==> flow/design.v <==
`timescale 1ns / 1ps
module day3_part2_top( clk, rst, rom_addr, rom_data, sum, done );
    input clk;
    input rst;
    output [13:0] rom_addr;
    input [7:0] rom_data;
    output [31:0] sum;
    output done;
    reg [13:0] addr;
    wire [7:0] rom_out;
    reg [63:0] sub_group1;
    reg [63:0] sub_group2;
    reg [63:0] sub_group3;
    reg [63:0] comparator;
    reg [7:0] value;
    reg [31:0] sum_triples;
    localparam READ_1 = 3'b000, READ_2 = 3'b001, READ_3 = 3'b010, COMPARE = 3'b011, GET_VAL = 3'b100, CHECK = 3'b101, DONE = 3'b110;
    reg [2:0] state;
    reg int_done;
    assign sum = sum_triples;
    assign done = int_done;
    assign rom_addr = addr;
    assign rom_out = rom_data;
    always @ (posedge clk)
    begin
    if (rst)
    begin
        addr <= 14'b0;
        sub_group1 <= 64'b0;
        sub_group2 <= 64'b0;
        sub_group3 <= 64'b0;
        comparator <= 64'b0;
        value <= 8'b0;
        sum_triples <= 32'b0;
        state <= READ_1;
        int_done <= 1'b0;
    end
    else
    case (state)
    READ_1:
    begin
        addr <= addr + 1;
        if (rom_out == 8'b0)
            state <= READ_2;
        else
            sub_group1[rom_out] <= 1'b1;
    end
    READ_2:
    begin
        addr <= addr + 1;
        if (rom_out == 8'b0)
            state <= READ_3;
        else
            sub_group2[rom_out] <= 1'b1;
    end
    READ_3:
    begin
        addr <= addr + 1;
        if (rom_out == 8'b0)
            state <= COMPARE;
        else
            sub_group3[rom_out] <= 1'b1;
    end
    COMPARE:
    begin
        comparator <= sub_group1 & sub_group2 & sub_group3;
        if ((sub_group1 & sub_group2 & sub_group3) != 64'b0)
        begin
            value <= 8'b0;
            state <= GET_VAL;
        end
        else
        begin
            state <= CHECK;
        end
    end
    GET_VAL:
    begin
        comparator <= comparator >> 1;
        value <= value + 1;
        if (comparator == 1'b1)
        begin
            state <= CHECK;
            sum_triples <= sum_triples + value;
        end
    end
    CHECK:
    begin
        if (rom_out == 8'b0)
            state <= DONE;
        else
        begin
            state <= READ_1;
            sub_group1 <= 64'b0;
            sub_group2 <= 64'b0;
            sub_group3 <= 64'b0;
            comparator <= 64'b0;
        end
    end
    DONE:
    begin
        int_done <= 1'b1;
    end
    endcase
    end
endmodule
Memo
Re: synthesis data of day3_part2_top

# Reports on day3_part2_top

Each step is given for the RTL above and for the edited RTL.
"unedited" refers to lines of the RTL above, "edited" to lines of the edited file.
"change": "edited" minus "unedited" as printed here.
A cell with - has no value.

Design top: day3_part2_top
Clock input: clk
Cell library: sky130hd
Timing corner: tt_025C_1v80

# Diff

Unified diff, file above to edited file.
The edited RTL no longer does the same as the RTL above: the edit was made by script, with no optimisation intended.

```diff
@@ -18,5 +18,7 @@
     reg [2:0] state;
     reg int_done;
-    assign sum = sum_triples;
+    reg [31:0] sum_r;
+    always @(posedge clk) sum_r <= sum_triples;
+    assign sum = sum_r;
     assign done = int_done;
     assign rom_addr = addr;
```

# Word level

Source: Yosys, flattened and elaborated, memories not mapped. Widths are those after wreduce. Registers that Yosys merges into a memory's read port (data or address) are not register bits. Print and check cells do not count. Equal cells are merged and count once.

Word-level totals:

| what                            | unedited | edited | change |
| register bits after elaboration | 314      | 346    | +32 |
| elaborated cells                | 73       | 74     | +1 |

Operators by class:

| what                             | unedited | edited | change |
| $add $sub $neg                   | 4        | 4      | 0 |
| equal/unequal tests              | 16       | 16     | 0 |
| shifts and indexed selects       | 1        | 1      | 0 |
| multiplexer cells                | 17       | 17     | 0 |
| bitwise gates (word level)       | 9        | 9      | 0 |
| reductions and logical operators | 17       | 17     | 0 |

Unchanged operator kinds not shown: 31.

# Depth

Yosys ltp: most cells in a row. Word level: on the elaborated netlist, between registers, memories and ports. Mapped: between sequential cells and ports; inverters and the memories' decode and read muxes count.

Depth:

| what                          | unedited | edited | change |
| depth after elaboration       | 7        | 7      | 0 |
| ABC_AREA                      | 0        | 0      | - |
| gate-level depth with buffers | 11       | 11     | 0 |
| gate-level depth less buffers | 10       | 9      | -1 |

# After synthesis

Yosys stat after the flow's synthesis: flattened, memories mapped to cells. It holds for the ABC_AREA given above (unset counts as 0); a run with the other value may have another netlist.

Mapped netlist:

| what                               | unedited | edited  | change |
| cell count                         | 1494     | 1580    | +86 |
| mapped area (um^2)                 | 12819.8  | 13644.3 | +824.5 |
| sequential part of the area (um^2) | 6366.1   | 7006.7  | +640.6 |
| flip-flop cells                    | 318      | 350     | +32 |
| buffer cells                       | 94       | 98      | +4 |

Cell types:

| cell                      | unedited | edited | change |
| sky130_fd_sc_hd__a31oi_1  | 4        | 48     | +44 |
| sky130_fd_sc_hd__a22o_1   | 57       | 18     | -39 |
| sky130_fd_sc_hd__nor2_1   | 242      | 279    | +37 |
| sky130_fd_sc_hd__dfxtp_1  | 318      | 350    | +32 |
| sky130_fd_sc_hd__o21ai_0  | 46       | 62     | +16 |
| sky130_fd_sc_hd__nor2b_1  | 3        | 18     | +15 |
| sky130_fd_sc_hd__xnor2_1  | 19       | 5      | -14 |
| sky130_fd_sc_hd__buf_6    | 0        | 9      | +9 |
| sky130_fd_sc_hd__nand2_1  | 146      | 138    | -8 |
| sky130_fd_sc_hd__or3_1    | 9        | 17     | +8 |
| sky130_fd_sc_hd__mux2i_1  | 4        | 12     | +8 |
| sky130_fd_sc_hd__mux2_2   | 0        | 8      | +8 |
| sky130_fd_sc_hd__nor4_1   | 31       | 24     | -7 |
| sky130_fd_sc_hd__o21a_1   | 8        | 1      | -7 |
| sky130_fd_sc_hd__a211oi_1 | 0        | 7      | +7 |
| sky130_fd_sc_hd__buf_2    | 15       | 9      | -6 |
| sky130_fd_sc_hd__inv_1    | 15       | 10     | -5 |
| sky130_fd_sc_hd__and2_1   | 6        | 10     | +4 |

Unchanged cell types not shown: 8.
The list need not be complete.

# Path before layout

OpenSTA on the mapped netlist: ideal clock, no wires. The path of least setup slack (recovery checks aside). Input and output delay are each 20% of the period. Register names are those of the netlist, which keeps one name where synthesis merged equal registers.

Timing path after synthesis:

| what                          | unedited           | edited             | change |
| path type                     | input to register  | input to register  | - |
| from                          | in rom_data[0]     | in rom_data[0]     | - |
| to                            | reg sub_group2[17] | reg sub_group1[45] | - |
| period (ns)                   | 4.0                | 4.0                | 0.0 |
| input delay (ns)              | 0.800              | 0.800              | 0.000 |
| setup time (ns)               | 0.065              | 0.065              | 0.000 |
| time at the first pin (ns)    | 0.800              | 0.800              | 0.000 |
| arrival time (ns)             | 2.794              | 2.820              | +0.026 |
| slack (ns)                    | 1.141              | 1.115              | -0.026 |
| path delay (ns)               | 2.059              | 2.085              | +0.026 |
| driving pins on the path      | 10                 | 10                 | 0 |
| path buffers                  | 1                  | 2                  | +1 |
| synthesis period reached (ns) | 2.859              | 2.885              | +0.026 |

"path delay" is the arrival time less input delay plus setup time.
"driving pins on the path": output pins that drive a net of the path, with the launching flip-flop's if there is one; two outputs of one cell count as two.
"synthesis period reached" is the clock period less the worst setup slack; recovery checks do not enter. This is arithmetic on one report: input and output delays are still those of the set period (20% each).
The rows between start and end are the longest chain of elaborated cells between them; the timing report does not say that the signal goes this way. Where chains are equally long, one stands for them.
A line is the first line of the expression or statement that the cell stems from. Yosys adds cells for indexed reads and writes and turns some case tables into memories.
A register here has more assigning lines than the two given.

Between the ends, after synthesis, unedited:
Cells stage by stage: sky130_fd_sc_hd__clkbuf_1 -> sky130_fd_sc_hd__inv_1 -> sky130_fd_sc_hd__ha_1 -> sky130_fd_sc_hd__nor3b_1 -> sky130_fd_sc_hd__or3b_2 -> sky130_fd_sc_hd__a21oi_1 -> sky130_fd_sc_hd__o221ai_1 -> sky130_fd_sc_hd__nor2_1 -> sky130_fd_sc_hd__a21oi_1 -> sky130_fd_sc_hd__nor2_1
Cells in the longest elaborated chain: 7
Elaborated cells between the ends (all ways): 12
Those cells by class: add/sub: 1; eq/ne: 2; shift: 1; mux: 3; logic: 3; reduce/logical: 2

Ends and longest elaborated chain, after synthesis, unedited:

| what                                             | line | source |
| from (decl)                                      | 6    | `input [7:0] rom_data;` |
| 8-bit negation with 9-bit output                 | 54   | `sub_group2[rom_out] <= 1'b1;` |
| 1-bit by 9-bit variable shift with 64-bit output | 54   |  |
| 64-bit inverter                                  | 54   |  |
| 64-bit AND                                       | 54   |  |
| 64-bit bitwise OR                                | 54   |  |
| 64-bit 2-to-1 mux                                | 51   | `if (rom_out == 8'b0)` |
| 64-bit case mux with 2-bit select                | 39   | `case (state)` |
| to (assign)                                      | 30   | `sub_group2 <= 64'b0;` |
| to (assign)                                      | 54   |  |
| to (decl)                                        | 12   | `reg [63:0] sub_group2;` |

Between the ends, after synthesis, edited:
Cells stage by stage: sky130_fd_sc_hd__clkbuf_1 -> sky130_fd_sc_hd__inv_1 -> sky130_fd_sc_hd__ha_1 -> sky130_fd_sc_hd__nor2b_1 -> sky130_fd_sc_hd__nor4_1 -> sky130_fd_sc_hd__mux2i_1 -> sky130_fd_sc_hd__nor2_1 -> sky130_fd_sc_hd__clkbuf_1 -> sky130_fd_sc_hd__a21oi_1 -> sky130_fd_sc_hd__nor2_1
Cells in the longest elaborated chain: 7
Elaborated cells between the ends (all ways): 12
Those cells by class: add/sub: 1; eq/ne: 2; shift: 1; mux: 3; logic: 3; reduce/logical: 2

Ends and longest elaborated chain, after synthesis, edited:

| what                                             | line | source |
| from (decl)                                      | 6    | `input [7:0] rom_data;` |
| 8-bit negation with 9-bit output                 | 48   | `sub_group1[rom_out] <= 1'b1;` |
| 1-bit by 9-bit variable shift with 64-bit output | 48   |  |
| 64-bit inverter                                  | 48   |  |
| 64-bit AND                                       | 48   |  |
| 64-bit bitwise OR                                | 48   |  |
| 64-bit 2-to-1 mux                                | 45   | `if (rom_out == 8'b0)` |
| 64-bit case mux with 2-bit select                | 41   | `case (state)` |
| to (assign)                                      | 31   | `sub_group1 <= 64'b0;` |
| to (assign)                                      | 48   |  |
| to (decl)                                        | 11   | `reg [63:0] sub_group1;` |

# Path in the finished layout

Path of least setup slack in the final report of the runs of pair 1 (OpenROAD, finished layout, wires in). Where an end is a register, its clock arrival counts in the times.

Timing path after layout:

| what                       | unedited             | edited               | change |
| path type                  | register to register | register to register | - |
| from                       | reg value[0]         | reg value[0]         | - |
| to                         | reg sum_triples[24]  | reg sum_triples[30]  | - |
| period (ns)                | 3.29                 | 3.29                 | 0.00 |
| setup time (ns)            | 0.07                 | 0.11                 | +0.04 |
| time at the first pin (ns) | 0.52                 | 0.53                 | +0.01 |
| arrival time (ns)          | 3.40                 | 3.37                 | -0.03 |
| slack (ns)                 | 0.34                 | 0.34                 | 0.00 |
| driving pins on the path   | 11                   | 10                   | -1 |
| path buffers               | 0                    | 0                    | 0 |

The rows between start and end are the longest chain of elaborated cells between them; the timing report does not say that the signal goes this way. Where chains are equally long, one stands for them.
A register here has more assigning lines than the two given.

Between the ends, after layout, unedited:
Cells stage by stage: sky130_fd_sc_hd__dfxtp_1 -> sky130_fd_sc_hd__ha_1 -> sky130_fd_sc_hd__inv_1 -> sky130_fd_sc_hd__fa_1 -> sky130_fd_sc_hd__nor2b_1 -> sky130_fd_sc_hd__o21ai_0 -> sky130_fd_sc_hd__a21boi_0 -> sky130_fd_sc_hd__o21ai_0 -> sky130_fd_sc_hd__a2111oi_4 -> sky130_fd_sc_hd__or3b_1 -> sky130_fd_sc_hd__a21oi_1
Cells in the longest elaborated chain: 1
Elaborated cells between the ends (all ways): 1
Source lines of those cells: 1
Those cells by class: add/sub: 1

Ends and longest elaborated chain, after layout, unedited:

| what                                     | line | source |
| from (decl)                              | 15   | `reg [7:0] value;` |
| from (assign)                            | 33   | `value <= 8'b0;` |
| from (assign)                            | 80   | `value <= value + 1;` |
| 32-bit by 8-bit adder with 32-bit output | 84   | `sum_triples <= sum_triples + value;` |
| to (assign)                              | 34   | `sum_triples <= 32'b0;` |
| to (assign)                              | 84   |  |
| to (decl)                                | 16   | `reg [31:0] sum_triples;` |

Between the ends, after layout, edited:
Cells stage by stage: sky130_fd_sc_hd__dfxtp_1 -> sky130_fd_sc_hd__ha_1 -> sky130_fd_sc_hd__inv_1 -> sky130_fd_sc_hd__fa_1 -> sky130_fd_sc_hd__nor2b_1 -> sky130_fd_sc_hd__o21ai_0 -> sky130_fd_sc_hd__a21oi_1 -> sky130_fd_sc_hd__o211ai_1 -> sky130_fd_sc_hd__nor4_1 -> sky130_fd_sc_hd__mux2_2
Cells in the longest elaborated chain: 1
Elaborated cells between the ends (all ways): 1
Source lines of those cells: 1
Those cells by class: add/sub: 1

Ends and longest elaborated chain, after layout, edited:

| what                                     | line | source |
| from (decl)                              | 15   | `reg [7:0] value;` |
| from (assign)                            | 35   | `value <= 8'b0;` |
| from (assign)                            | 82   | `value <= value + 1;` |
| 32-bit by 8-bit adder with 32-bit output | 86   | `sum_triples <= sum_triples + value;` |
| to (assign)                              | 36   | `sum_triples <= 32'b0;` |
| to (assign)                              | 86   |  |
| to (decl)                                | 16   | `reg [31:0] sum_triples;` |

# Measured runs

Both versions went through the flow (Yosys, OpenROAD) with the same settings in each pair. Constraints: input delay and output delay 20% of the set period each, output load 0.01 pF.

Settings, pair 1:
period_ns: 3.29
CAP_MARGIN: 20
CORE_MARGIN: 2
CORE_UTILIZATION: 40
SLEW_MARGIN: 20

Final reports, pair 1:

| what                                          | unedited | edited  | change |
| Yosys chip area after synthesis (um^2)        | 12819.8  | 13644.3 | +824.5 |
| area of the die (um^2)                        | 33498.2  | 35603.9 | +2105.7 |
| standard-cell area of the final layout (um^2) | 15090.7  | 15980.3 | +889.6 |
| utilization of the finished layout            | 0.478    | 0.477   | -0.001 |
| worst slack on setup checks (ns)              | 0.342    | 0.340   | -0.002 |
| worst hold slack (ns)                         | 0.452    | 0.363   | -0.089 |
| achieved clock period (ns)                    | 2.948    | 2.950   | +0.002 |

Settings, pair 2:
CELL_PAD_IN_SITES_GLOBAL_PLACEMENT: 2
CORE_MARGIN: 3
CORE_UTILIZATION: 50
CTS_CLUSTER_DIAMETER: 204
CTS_CLUSTER_SIZE: 100
GPL_ROUTABILITY_DRIVEN: 1
GPL_TIMING_DRIVEN: 1
MIN_ROUTING_LAYER: met2
PLACE_DENSITY_LB_ADDON: 0.29
SETUP_SLACK_MARGIN: 0.11
SLEW_MARGIN: 40
TNS_END_PERCENT: 65
period_ns: 2.28
CAP_MARGIN: 20

Final reports, pair 2:

| what                                          | unedited | edited  | change |
| Yosys chip area after synthesis (um^2)        | 12819.8  | 13644.3 | +824.5 |
| area of the die (um^2)                        | 27597.5  | 29306.0 | +1708.5 |
| standard-cell area of the final layout (um^2) | 16095.4  | 16598.4 | +503.0 |
| utilization of the finished layout            | 0.65     | 0.628   | -0.022 |
| worst slack on setup checks (ns)              | -0.203   | -0.196  | +0.007 |
| worst hold slack (ns)                         | 0.378    | 0.150   | -0.228 |
| achieved clock period (ns)                    | 2.483    | 2.476   | -0.007 |

"achieved clock period" means the clock period less the worst setup slack. The figure is calculated, with input and output delays left at 20% of the set period.
